==> flow/design.v <==
module S_AXI_LITE#(
		parameter integer S_AXI_LITE_SIZE = 5,
		parameter integer S_AXI_DATA_SIZE = 32 
		)(
		input S_AXI_ACLK,
		input S_AXI_ARESETN,
        input  [ 31 : 0] S_AXI_LITE_ARADDR,
        output S_AXI_LITE_ARREADY,
        input  S_AXI_LITE_ARVALID,
        output S_AXI_LITE_RVALID,
        input  S_AXI_LITE_RREADY,
        output [S_AXI_DATA_SIZE - 1: 0] S_AXI_LITE_RDATA,
        input  [ 31 : 0] S_AXI_LITE_AWADDR,
        output S_AXI_LITE_AWREADY,
        input  S_AXI_LITE_AWVALID,
        input  S_AXI_LITE_WVALID,
        output S_AXI_LITE_WREADY,
        input  [S_AXI_DATA_SIZE - 1: 0] S_AXI_LITE_WDATA,
        output S_AXI_LITE_BVALID,
        input S_AXI_LITE_BREADY
		);
		reg [S_AXI_DATA_SIZE - 1: 0] axi_reg0;
		reg [S_AXI_DATA_SIZE - 1: 0] axi_reg1;
		reg [S_AXI_DATA_SIZE - 1: 0] axi_reg2;
		reg [S_AXI_DATA_SIZE - 1: 0] axi_reg3;
		reg [S_AXI_DATA_SIZE - 1: 0] axi_reg4;
		reg [S_AXI_DATA_SIZE - 1: 0] axi_reg5;
        reg [ 31 : 0] axi_araddr ;
        reg [ 31 : 0] axi_awaddr ;
        reg [S_AXI_DATA_SIZE - 1: 0] axi_wdata;
        reg [S_AXI_DATA_SIZE - 1: 0] axi_rdata;
        reg awready;
        reg wready;
        reg awlatch;
        reg bvalid;
        reg axi_wen;
        reg axi_wack;
        reg arready;
        reg rvalid;
        reg axi_rvalid;
        assign S_AXI_LITE_AWREADY = awready;
        assign S_AXI_LITE_WREADY  = wready;
        assign S_AXI_LITE_BVALID = bvalid;
        assign S_AXI_LITE_ARREADY = arready;
        assign S_AXI_LITE_RVALID = axi_rvalid;
        assign S_AXI_LITE_RDATA = axi_rdata;
        always@(posedge S_AXI_ACLK)
          if(S_AXI_ARESETN == 'b0)
            bvalid <= 0;
          else if(S_AXI_LITE_BREADY && ~bvalid)
            bvalid <= 'b1;
          else
            bvalid <= 'b0;
        always@(posedge S_AXI_ACLK)
          if(S_AXI_ARESETN == 'b0)
            awready <= 'b0;
          else if(S_AXI_LITE_AWVALID && S_AXI_LITE_WVALID && ~awready)
            awready <= 'b1;
          else if(wready)
            awready <= 'b0;
          else
            awready <= awready;
        always@(posedge S_AXI_ACLK)
            if(S_AXI_ARESETN == 'b0)
                axi_awaddr <= 0;
            else if (awready)
                axi_awaddr <= S_AXI_LITE_AWADDR;
            else
                axi_awaddr <= axi_awaddr;
        always@(posedge S_AXI_ACLK)
          if(S_AXI_ARESETN == 'b0)
            wready <= 0;
          else if(S_AXI_LITE_WVALID && ~wready && awready)
            wready <= 'b1;
          else
            wready <= 'b0;
        always@(posedge S_AXI_ACLK)
          if(S_AXI_ARESETN == 'b0) begin
            axi_wdata <= 0;
            axi_wen <= 0;
          end else if(awready && wready) begin
            axi_wdata <= S_AXI_LITE_WDATA;
            axi_wen <= 'b1;
          end else if(axi_wen)
            axi_wen <= 'b0;
          else begin
            axi_wdata <= axi_wdata;
            axi_wen <= axi_wen;
          end
        always@(posedge S_AXI_ACLK)
          if(S_AXI_ARESETN == 'b0)begin
		    axi_reg0 <= 0;
		    axi_reg1 <= 0;
		    axi_reg2 <= 0;
		    axi_reg3 <= 0;
		    axi_reg4 <= 0;
		    axi_reg5 <= 0;
		  end else if (axi_awaddr[ S_AXI_LITE_SIZE - 1 :0] == 5'd0)begin
            if(axi_wen) begin
             axi_reg0<= axi_wdata;
             axi_wack <= 'b1;
            end else begin
             axi_reg0<= axi_reg0;
             axi_wack <= 'b0;
            end
		  end else if (axi_awaddr[ S_AXI_LITE_SIZE - 1 :0] == 5'd4)begin
            if(axi_wen) begin
             axi_reg1<= axi_wdata;
             axi_wack <= 'b1;
            end else begin
             axi_reg1<= axi_reg1;
             axi_wack <= 'b0;
            end
		  end else if (axi_awaddr[ S_AXI_LITE_SIZE - 1 :0] == 5'd8)begin
            if(axi_wen) begin
             axi_reg2<= axi_wdata;
             axi_wack <= 'b1;
            end else begin
             axi_reg2<= axi_reg2;
             axi_wack <= 'b0;
            end
		  end else if (axi_awaddr[ S_AXI_LITE_SIZE - 1 :0] == 5'd12)begin
            if(axi_wen) begin
             axi_reg3<= axi_wdata;
             axi_wack <= 'b1;
            end else begin
             axi_reg3<= axi_reg3;
             axi_wack <= 'b0;
            end
		  end else if (axi_awaddr[ S_AXI_LITE_SIZE - 1 :0] == 5'd16)begin
            if(axi_wen) begin
             axi_reg4<= axi_wdata;
             axi_wack <= 'b1;
            end else begin
             axi_reg4<= axi_reg4;
             axi_wack <= 'b0;
            end
		  end else if (axi_awaddr[ S_AXI_LITE_SIZE - 1 :0] == 5'd20)begin
            if(axi_wen) begin
             axi_reg5<= axi_wdata;
             axi_wack <= 'b1;
            end else begin
             axi_reg5<= axi_reg5;
             axi_wack <= 'b0;
            end
		  end
        always@(posedge  S_AXI_ACLK)
          if(S_AXI_ARESETN == 'b0)
            arready <= 'b0;
          else if(S_AXI_LITE_ARVALID && ~arready)
            arready <= 'b1;
          else
            arready <= 'b0;
        always@(posedge S_AXI_ACLK)
          if(S_AXI_ARESETN == 'b0)
            axi_araddr <= 0;
          else if(arready)
            axi_araddr <= S_AXI_LITE_ARADDR;
          else
            axi_araddr <= axi_araddr;
        always@(posedge  S_AXI_ACLK)
          if(S_AXI_ARESETN == 'b0)
            rvalid <= 'b0;
          else if(arready && S_AXI_LITE_RREADY && ~rvalid)
            rvalid <= 'b1;
          else
            rvalid <= 'b0;
        always@(posedge S_AXI_ACLK)
          if(S_AXI_ARESETN == 'b0)begin
            axi_rvalid <= 'b0;
            axi_rdata <= 'b0;
		  end else if(axi_araddr[ S_AXI_LITE_SIZE - 1 :0] == 5'd0)begin
            if(rvalid)begin
              axi_rdata <= axi_reg0;
              axi_rvalid <= 'b1;
            end else begin
              axi_rvalid <= 'b0;
              axi_rdata <= axi_rdata;
            end
		  end else if(axi_araddr[ S_AXI_LITE_SIZE - 1 :0] == 5'd4)begin
            if(rvalid)begin
              axi_rdata <= axi_reg1;
              axi_rvalid <= 'b1;
            end else begin
              axi_rvalid <= 'b0;
              axi_rdata <= axi_rdata;
            end
		  end else if(axi_araddr[ S_AXI_LITE_SIZE - 1 :0] == 5'd8)begin
            if(rvalid)begin
              axi_rdata <= axi_reg2;
              axi_rvalid <= 'b1;
            end else begin
              axi_rvalid <= 'b0;
              axi_rdata <= axi_rdata;
            end
		  end else if(axi_araddr[ S_AXI_LITE_SIZE - 1 :0] == 5'd12)begin
            if(rvalid)begin
              axi_rdata <= axi_reg3;
              axi_rvalid <= 'b1;
            end else begin
              axi_rvalid <= 'b0;
              axi_rdata <= axi_rdata;
            end
		  end else if(axi_araddr[ S_AXI_LITE_SIZE - 1 :0] == 5'd16)begin
            if(rvalid)begin
              axi_rdata <= axi_reg4;
              axi_rvalid <= 'b1;
            end else begin
              axi_rvalid <= 'b0;
              axi_rdata <= axi_rdata;
            end
		  end else if(axi_araddr[ S_AXI_LITE_SIZE - 1 :0] == 5'd20)begin
            if(rvalid)begin
              axi_rdata <= axi_reg5;
              axi_rvalid <= 'b1;
            end else begin
              axi_rvalid <= 'b0;
              axi_rdata <= axi_rdata;
            end
			end else begin
              axi_rvalid <= 'b0;
              axi_rdata <= axi_rdata;
            end
endmodule
Appendix: tool output

== Tool chain data of S_AXI_LITE ==
Each step is given for the RTL above and for the edited RTL.
"before" refers to lines of the RTL above, "after" to lines of the edited file.
"difference": "after" minus "before" as printed here.
Operators carry their Yosys type and port widths (W data, S select, Z words).
A cell with - has no value.

* Design top: S_AXI_LITE
* Clock input: S_AXI_ACLK
* Cell library: sky130hd
* Library corner: tt_025C_1v80

== Edit of the RTL ==
The edit as a unified diff against the file above.
This change comes from a script, not from a designer. No optimisation was intended, and the edited design may behave differently.

<pre>
@@ -1,5 +1,5 @@
 module S_AXI_LITE#(
 		parameter integer S_AXI_LITE_SIZE = 5,
-		parameter integer S_AXI_DATA_SIZE = 32 
+		parameter integer S_AXI_DATA_SIZE = 48 
 		)(
 		input S_AXI_ACLK,
</pre>

== After elaboration ==
Yosys after proc, flatten, opt, wreduce and memory -nomap, before mapping. Memory bits, and registers merged into a memory's read port (data or address), are not among the register bits. Print and check cells are not counted. Equal cells are merged and count once.

{| class="wikitable"
|+ Operators by class
! element !! before !! after !! difference
|-
| equal/unequal tests || 16 || 16 || 0
|-
| muxes and demuxes || 26 || 26 || 0
|-
| bitwise gates (word level) || 10 || 10 || 0
|-
| reduce/logical cells || 20 || 20 || 0
|}

{| class="wikitable"
|+ Operator list
! operator !! before !! after !! difference
|-
| $mux W32 || 12 || 0 || -12
|-
| $mux W48 || 0 || 12 || +12
|}

Unchanged operator kinds not shown: 16.

{| class="wikitable"
|+ Word-level totals
! element !! before !! after !! difference
|-
| flip-flop bits (word level) || 273 || 401 || +128
|-
| bits of input ports || 103 || 119 || +16
|}

== Depth ==
Depth = most cells in a row (Yosys ltp): at word level without a register or memory, in the mapped netlist without a sequential cell, where the memories' decode and read muxes count.

{| class="wikitable"
|+ Logic depth
! element !! before !! after !! difference
|-
| depth after elaboration || 7 || 7 || 0
|-
| ABC_AREA || 0 || 0 || -
|-
| mapped depth || 7 || 7 || 0
|-
| mapped depth without buffers || 4 || 4 || 0
|}

== Mapped cells and area ==
Source: synth_stat.txt of the flow (Yosys; design flattened, memories mapped). It holds for the ABC_AREA given above (unset counts as 0); a run with the other value may have another netlist.

{| class="wikitable"
|+ Mapped netlist
! element !! before !! after !! difference
|-
| cells in the netlist || 1391 || 2045 || +654
|-
| cell area after synthesis (um^2) || 11195.7 || 17219.0 || +6023.3
|-
| mapped flip-flops || 273 || 401 || +128
|}

{| class="wikitable"
|+ Cell types
! cell !! before !! after !! difference
|-
| sky130_fd_sc_hd__a21boi_0 || 17 || 276 || +259
|-
| sky130_fd_sc_hd__nand2_1 || 389 || 628 || +239
|-
| sky130_fd_sc_hd__a21oi_1 || 226 || 1 || -225
|-
| sky130_fd_sc_hd__dfxtp_1 || 273 || 401 || +128
|-
| sky130_fd_sc_hd__nand3b_1 || 1 || 94 || +93
|-
| sky130_fd_sc_hd__a31oi_1 || 1 || 49 || +48
|-
| sky130_fd_sc_hd__clkbuf_1 || 82 || 128 || +46
|-
| sky130_fd_sc_hd__o21ai_0 || 50 || 95 || +45
|-
| sky130_fd_sc_hd__nor2_1 || 46 || 3 || -43
|-
| sky130_fd_sc_hd__o211ai_1 || 10 || 48 || +38
|-
| sky130_fd_sc_hd__a211oi_1 || 31 || 0 || -31
|-
| sky130_fd_sc_hd__o311ai_1 || 0 || 30 || +30
|-
| sky130_fd_sc_hd__and3_1 || 26 || 4 || -22
|-
| sky130_fd_sc_hd__o32ai_1 || 21 || 0 || -21
|-
| sky130_fd_sc_hd__nand3_1 || 35 || 52 || +17
|-
| sky130_fd_sc_hd__o311ai_0 || 0 || 17 || +17
|-
| sky130_fd_sc_hd__a22o_1 || 32 || 48 || +16
|-
| sky130_fd_sc_hd__mux2i_1 || 42 || 57 || +15
|}

Unchanged cell types not shown: 7.
Not every row of either side is listed.

== Worst setup path after synthesis ==
OpenSTA on the mapped netlist: ideal clock, no wires. The path of least setup slack (recovery checks aside). Input and output delay are each 20% of the period. Register names are those of the netlist, which keeps one name where synthesis merged equal registers.

{| class="wikitable"
|+ Timing path post-synthesis
! element !! before !! after !! difference
|-
| path type || input-to-reg || input-to-reg || -
|-
| start || in S_AXI_ARESETN || in S_AXI_ARESETN || -
|-
| end || reg axi_wdata[10] || reg axi_wdata[38] || -
|-
| clock period (ps) || 4000 || 4000 || 0
|-
| time at the first pin (ps) || 800 || 800 || 0
|-
| arrival (ps) || 1869 || 1853 || -16
|-
| data required time (ps) || 3940 || 3940 || 0
|-
| slack (ps) || 2072 || 2087 || +15
|-
| path delay (ps) || 1129 || 1113 || -16
|-
| stages || 5 || 5 || 0
|-
| synthesis period reached (ps) || 1928 || 1913 || -15
|}

"path delay" is the arrival time less input delay plus setup time.
"stages": output pins that drive a net of the path, with the launching flip-flop's if there is one; two outputs of one cell count as two.
"synthesis period reached" is the clock period less the worst setup slack; recovery checks do not enter. This is arithmetic on one report: input and output delays are still those of the set period (20% each).
At most two assigning lines are given for a register; there are more.

On the way, post-synthesis, before:
* Cell sequence: sky130_fd_sc_hd__clkbuf_1 sky130_fd_sc_hd__inv_2 sky130_fd_sc_hd__a21oi_1 sky130_fd_sc_hd__clkbuf_1 sky130_fd_sc_hd__a22o_1

{| class="wikitable"
|+ Ends and longest elaborated chain, post-synthesis, before
! element !! line !! text
|-
| start, declared || 6 || <nowiki>input S_AXI_ARESETN,</nowiki>
|-
| end, assigned || 79 || <nowiki>axi_wdata <= 0;</nowiki>
|-
| end, assigned || 87 || <nowiki>axi_wdata <= axi_wdata;</nowiki>
|-
| end, declared || 30 || <nowiki>reg [S_AXI_DATA_SIZE - 1: 0] axi_wdata;</nowiki>
|}

before: Chain of elaborated cells between the ends: none given.

On the way, post-synthesis, after:
* Cell sequence: sky130_fd_sc_hd__buf_2 sky130_fd_sc_hd__a21boi_1 sky130_fd_sc_hd__clkbuf_1 sky130_fd_sc_hd__buf_2 sky130_fd_sc_hd__a22o_1

{| class="wikitable"
|+ Ends and longest elaborated chain, post-synthesis, after
! element !! line !! text
|-
| start, declared || 6 || <nowiki>input S_AXI_ARESETN,</nowiki>
|-
| end, assigned || 79 || <nowiki>axi_wdata <= 0;</nowiki>
|-
| end, assigned || 87 || <nowiki>axi_wdata <= axi_wdata;</nowiki>
|-
| end, declared || 30 || <nowiki>reg [S_AXI_DATA_SIZE - 1: 0] axi_wdata;</nowiki>
|}

after: Chain of elaborated cells between the ends: none given.

== Worst path after layout ==
From the final timing report of each run of pair 1: the path of least setup slack in the routed layout; clock arrival at registers is part of the times.
The path's times are printed in steps of 10 ps; the period is the one set.

{| class="wikitable"
|+ Timing path after layout
! element !! before !! after !! difference
|-
| path type || reg-to-output || reg-to-output || -
|-
| start || reg awready || reg awready || -
|-
| end || out S_AXI_LITE_AWREADY || out S_AXI_LITE_AWREADY || -
|-
| clock period (ps) || 4000 || 4000 || 0
|-
| external output delay (ps) || 800 || 800 || 0
|-
| time at the first pin (ps) || 540 || 560 || +20
|-
| arrival (ps) || 1800 || 1950 || +150
|-
| data required time (ps) || 3200 || 3200 || 0
|-
| slack (ps) || 1400 || 1250 || -150
|-
| stages || 2 || 2 || 0
|}

At most two assigning lines are given for a register; there are more.

On the way, after layout, before:
* Cell sequence: sky130_fd_sc_hd__dfxtp_1 sky130_fd_sc_hd__clkdlybuf4s50_1
* Length of the longest elaborated chain: 0
* Elaborated cells between the ends (all ways): 0
* Source lines of those cells: 0

{| class="wikitable"
|+ Ends and longest elaborated chain, after layout, before
! element !! line !! text
|-
| start, declared || 32 || <nowiki>reg awready;</nowiki>
|-
| start, assigned || 56 || <nowiki>awready <= 'b0;</nowiki>
|-
| start, assigned || 62 || <nowiki>awready <= awready;</nowiki>
|-
| end, declared || 14 || <nowiki>output S_AXI_LITE_AWREADY,</nowiki>
|}

On the way, after layout, after:
* Cell sequence: sky130_fd_sc_hd__dfxtp_1 sky130_fd_sc_hd__clkdlybuf4s50_1
* Length of the longest elaborated chain: 0
* Elaborated cells between the ends (all ways): 0
* Source lines of those cells: 0

{| class="wikitable"
|+ Ends and longest elaborated chain, after layout, after
! element !! line !! text
|-
| start, declared || 32 || <nowiki>reg awready;</nowiki>
|-
| start, assigned || 56 || <nowiki>awready <= 'b0;</nowiki>
|-
| start, assigned || 62 || <nowiki>awready <= awready;</nowiki>
|-
| end, declared || 14 || <nowiki>output S_AXI_LITE_AWREADY,</nowiki>
|}

== Measured runs ==
Both versions went through the flow (Yosys, OpenROAD) with the same settings in each pair. Constraints: input delay and output delay 20% of the set period each, output load 0.01 pF.

Flow settings, pair 1:
* CORE_UTILIZATION: 40
* period_ns: 4.0
* CAP_MARGIN: 20
* CORE_MARGIN: 2
* SLEW_MARGIN: 20

{| class="wikitable"
|+ Final reports, pair 1
! element !! before !! after !! difference
|-
| synthesis area (um^2) || 11195.7 || 17219.0 || +6023.3
|-
| full die area (um^2) || 29343.7 || 44723.8 || +15380.1
|-
| standard-cell area of the final layout (um^2) || 13167.6 || 20071.8 || +6904.2
|-
| final design utilization || 0.475 || 0.469 || -0.006
|-
| worst setup slack after layout (ps) || 1404 || 1252 || -152
|-
| post-route setup TNS (ps) || 0 || 0 || 0
|-
| smallest hold slack (ps) || 420 || 447 || +27
|-
| power consumption (mW) || 5.863 || 8.629 || +2.766
|-
| period reached (ps) || 2596 || 2748 || +152
|}

Flow settings, pair 2:
* CAP_MARGIN: 5
* CELL_PAD_IN_SITES_GLOBAL_PLACEMENT: 1
* CORE_MARGIN: 4
* CORE_UTILIZATION: 16
* CTS_CLUSTER_DIAMETER: 257
* CTS_CLUSTER_SIZE: 18
* GPL_TIMING_DRIVEN: 1
* MAX_ROUTING_LAYER: met4
* MIN_ROUTING_LAYER: met2
* PLACE_DENSITY: 0.8
* SETUP_SLACK_MARGIN: 0.5
* TNS_END_PERCENT: 5
* period_ns: 3.82
* SLEW_MARGIN: 20

{| class="wikitable"
|+ Final reports, pair 2
! element !! before !! after !! difference
|-
| synthesis area (um^2) || 11195.7 || 17219.0 || +6023.3
|-
| full die area (um^2) || 74269.9 || 112933.0 || +38663.1
|-
| standard-cell area of the final layout (um^2) || 13389.1 || 20390.8 || +7001.7
|-
| final design utilization || 0.194 || 0.191 || -0.003
|-
| worst setup slack after layout (ps) || 1264 || 803 || -461
|-
| post-route setup TNS (ps) || 0 || 0 || 0
|-
| smallest hold slack (ps) || 423 || 456 || +33
|-
| power consumption (mW) || 5.238 || 7.616 || +2.378
|-
| period reached (ps) || 2556 || 3017 || +461
|}

"period reached" = clock period - worst setup slack. The figure is calculated, with input and output delays left at 20% of the set period.
"power consumption" rests on the timing tool's default activity at the inputs, not on a simulated workload.
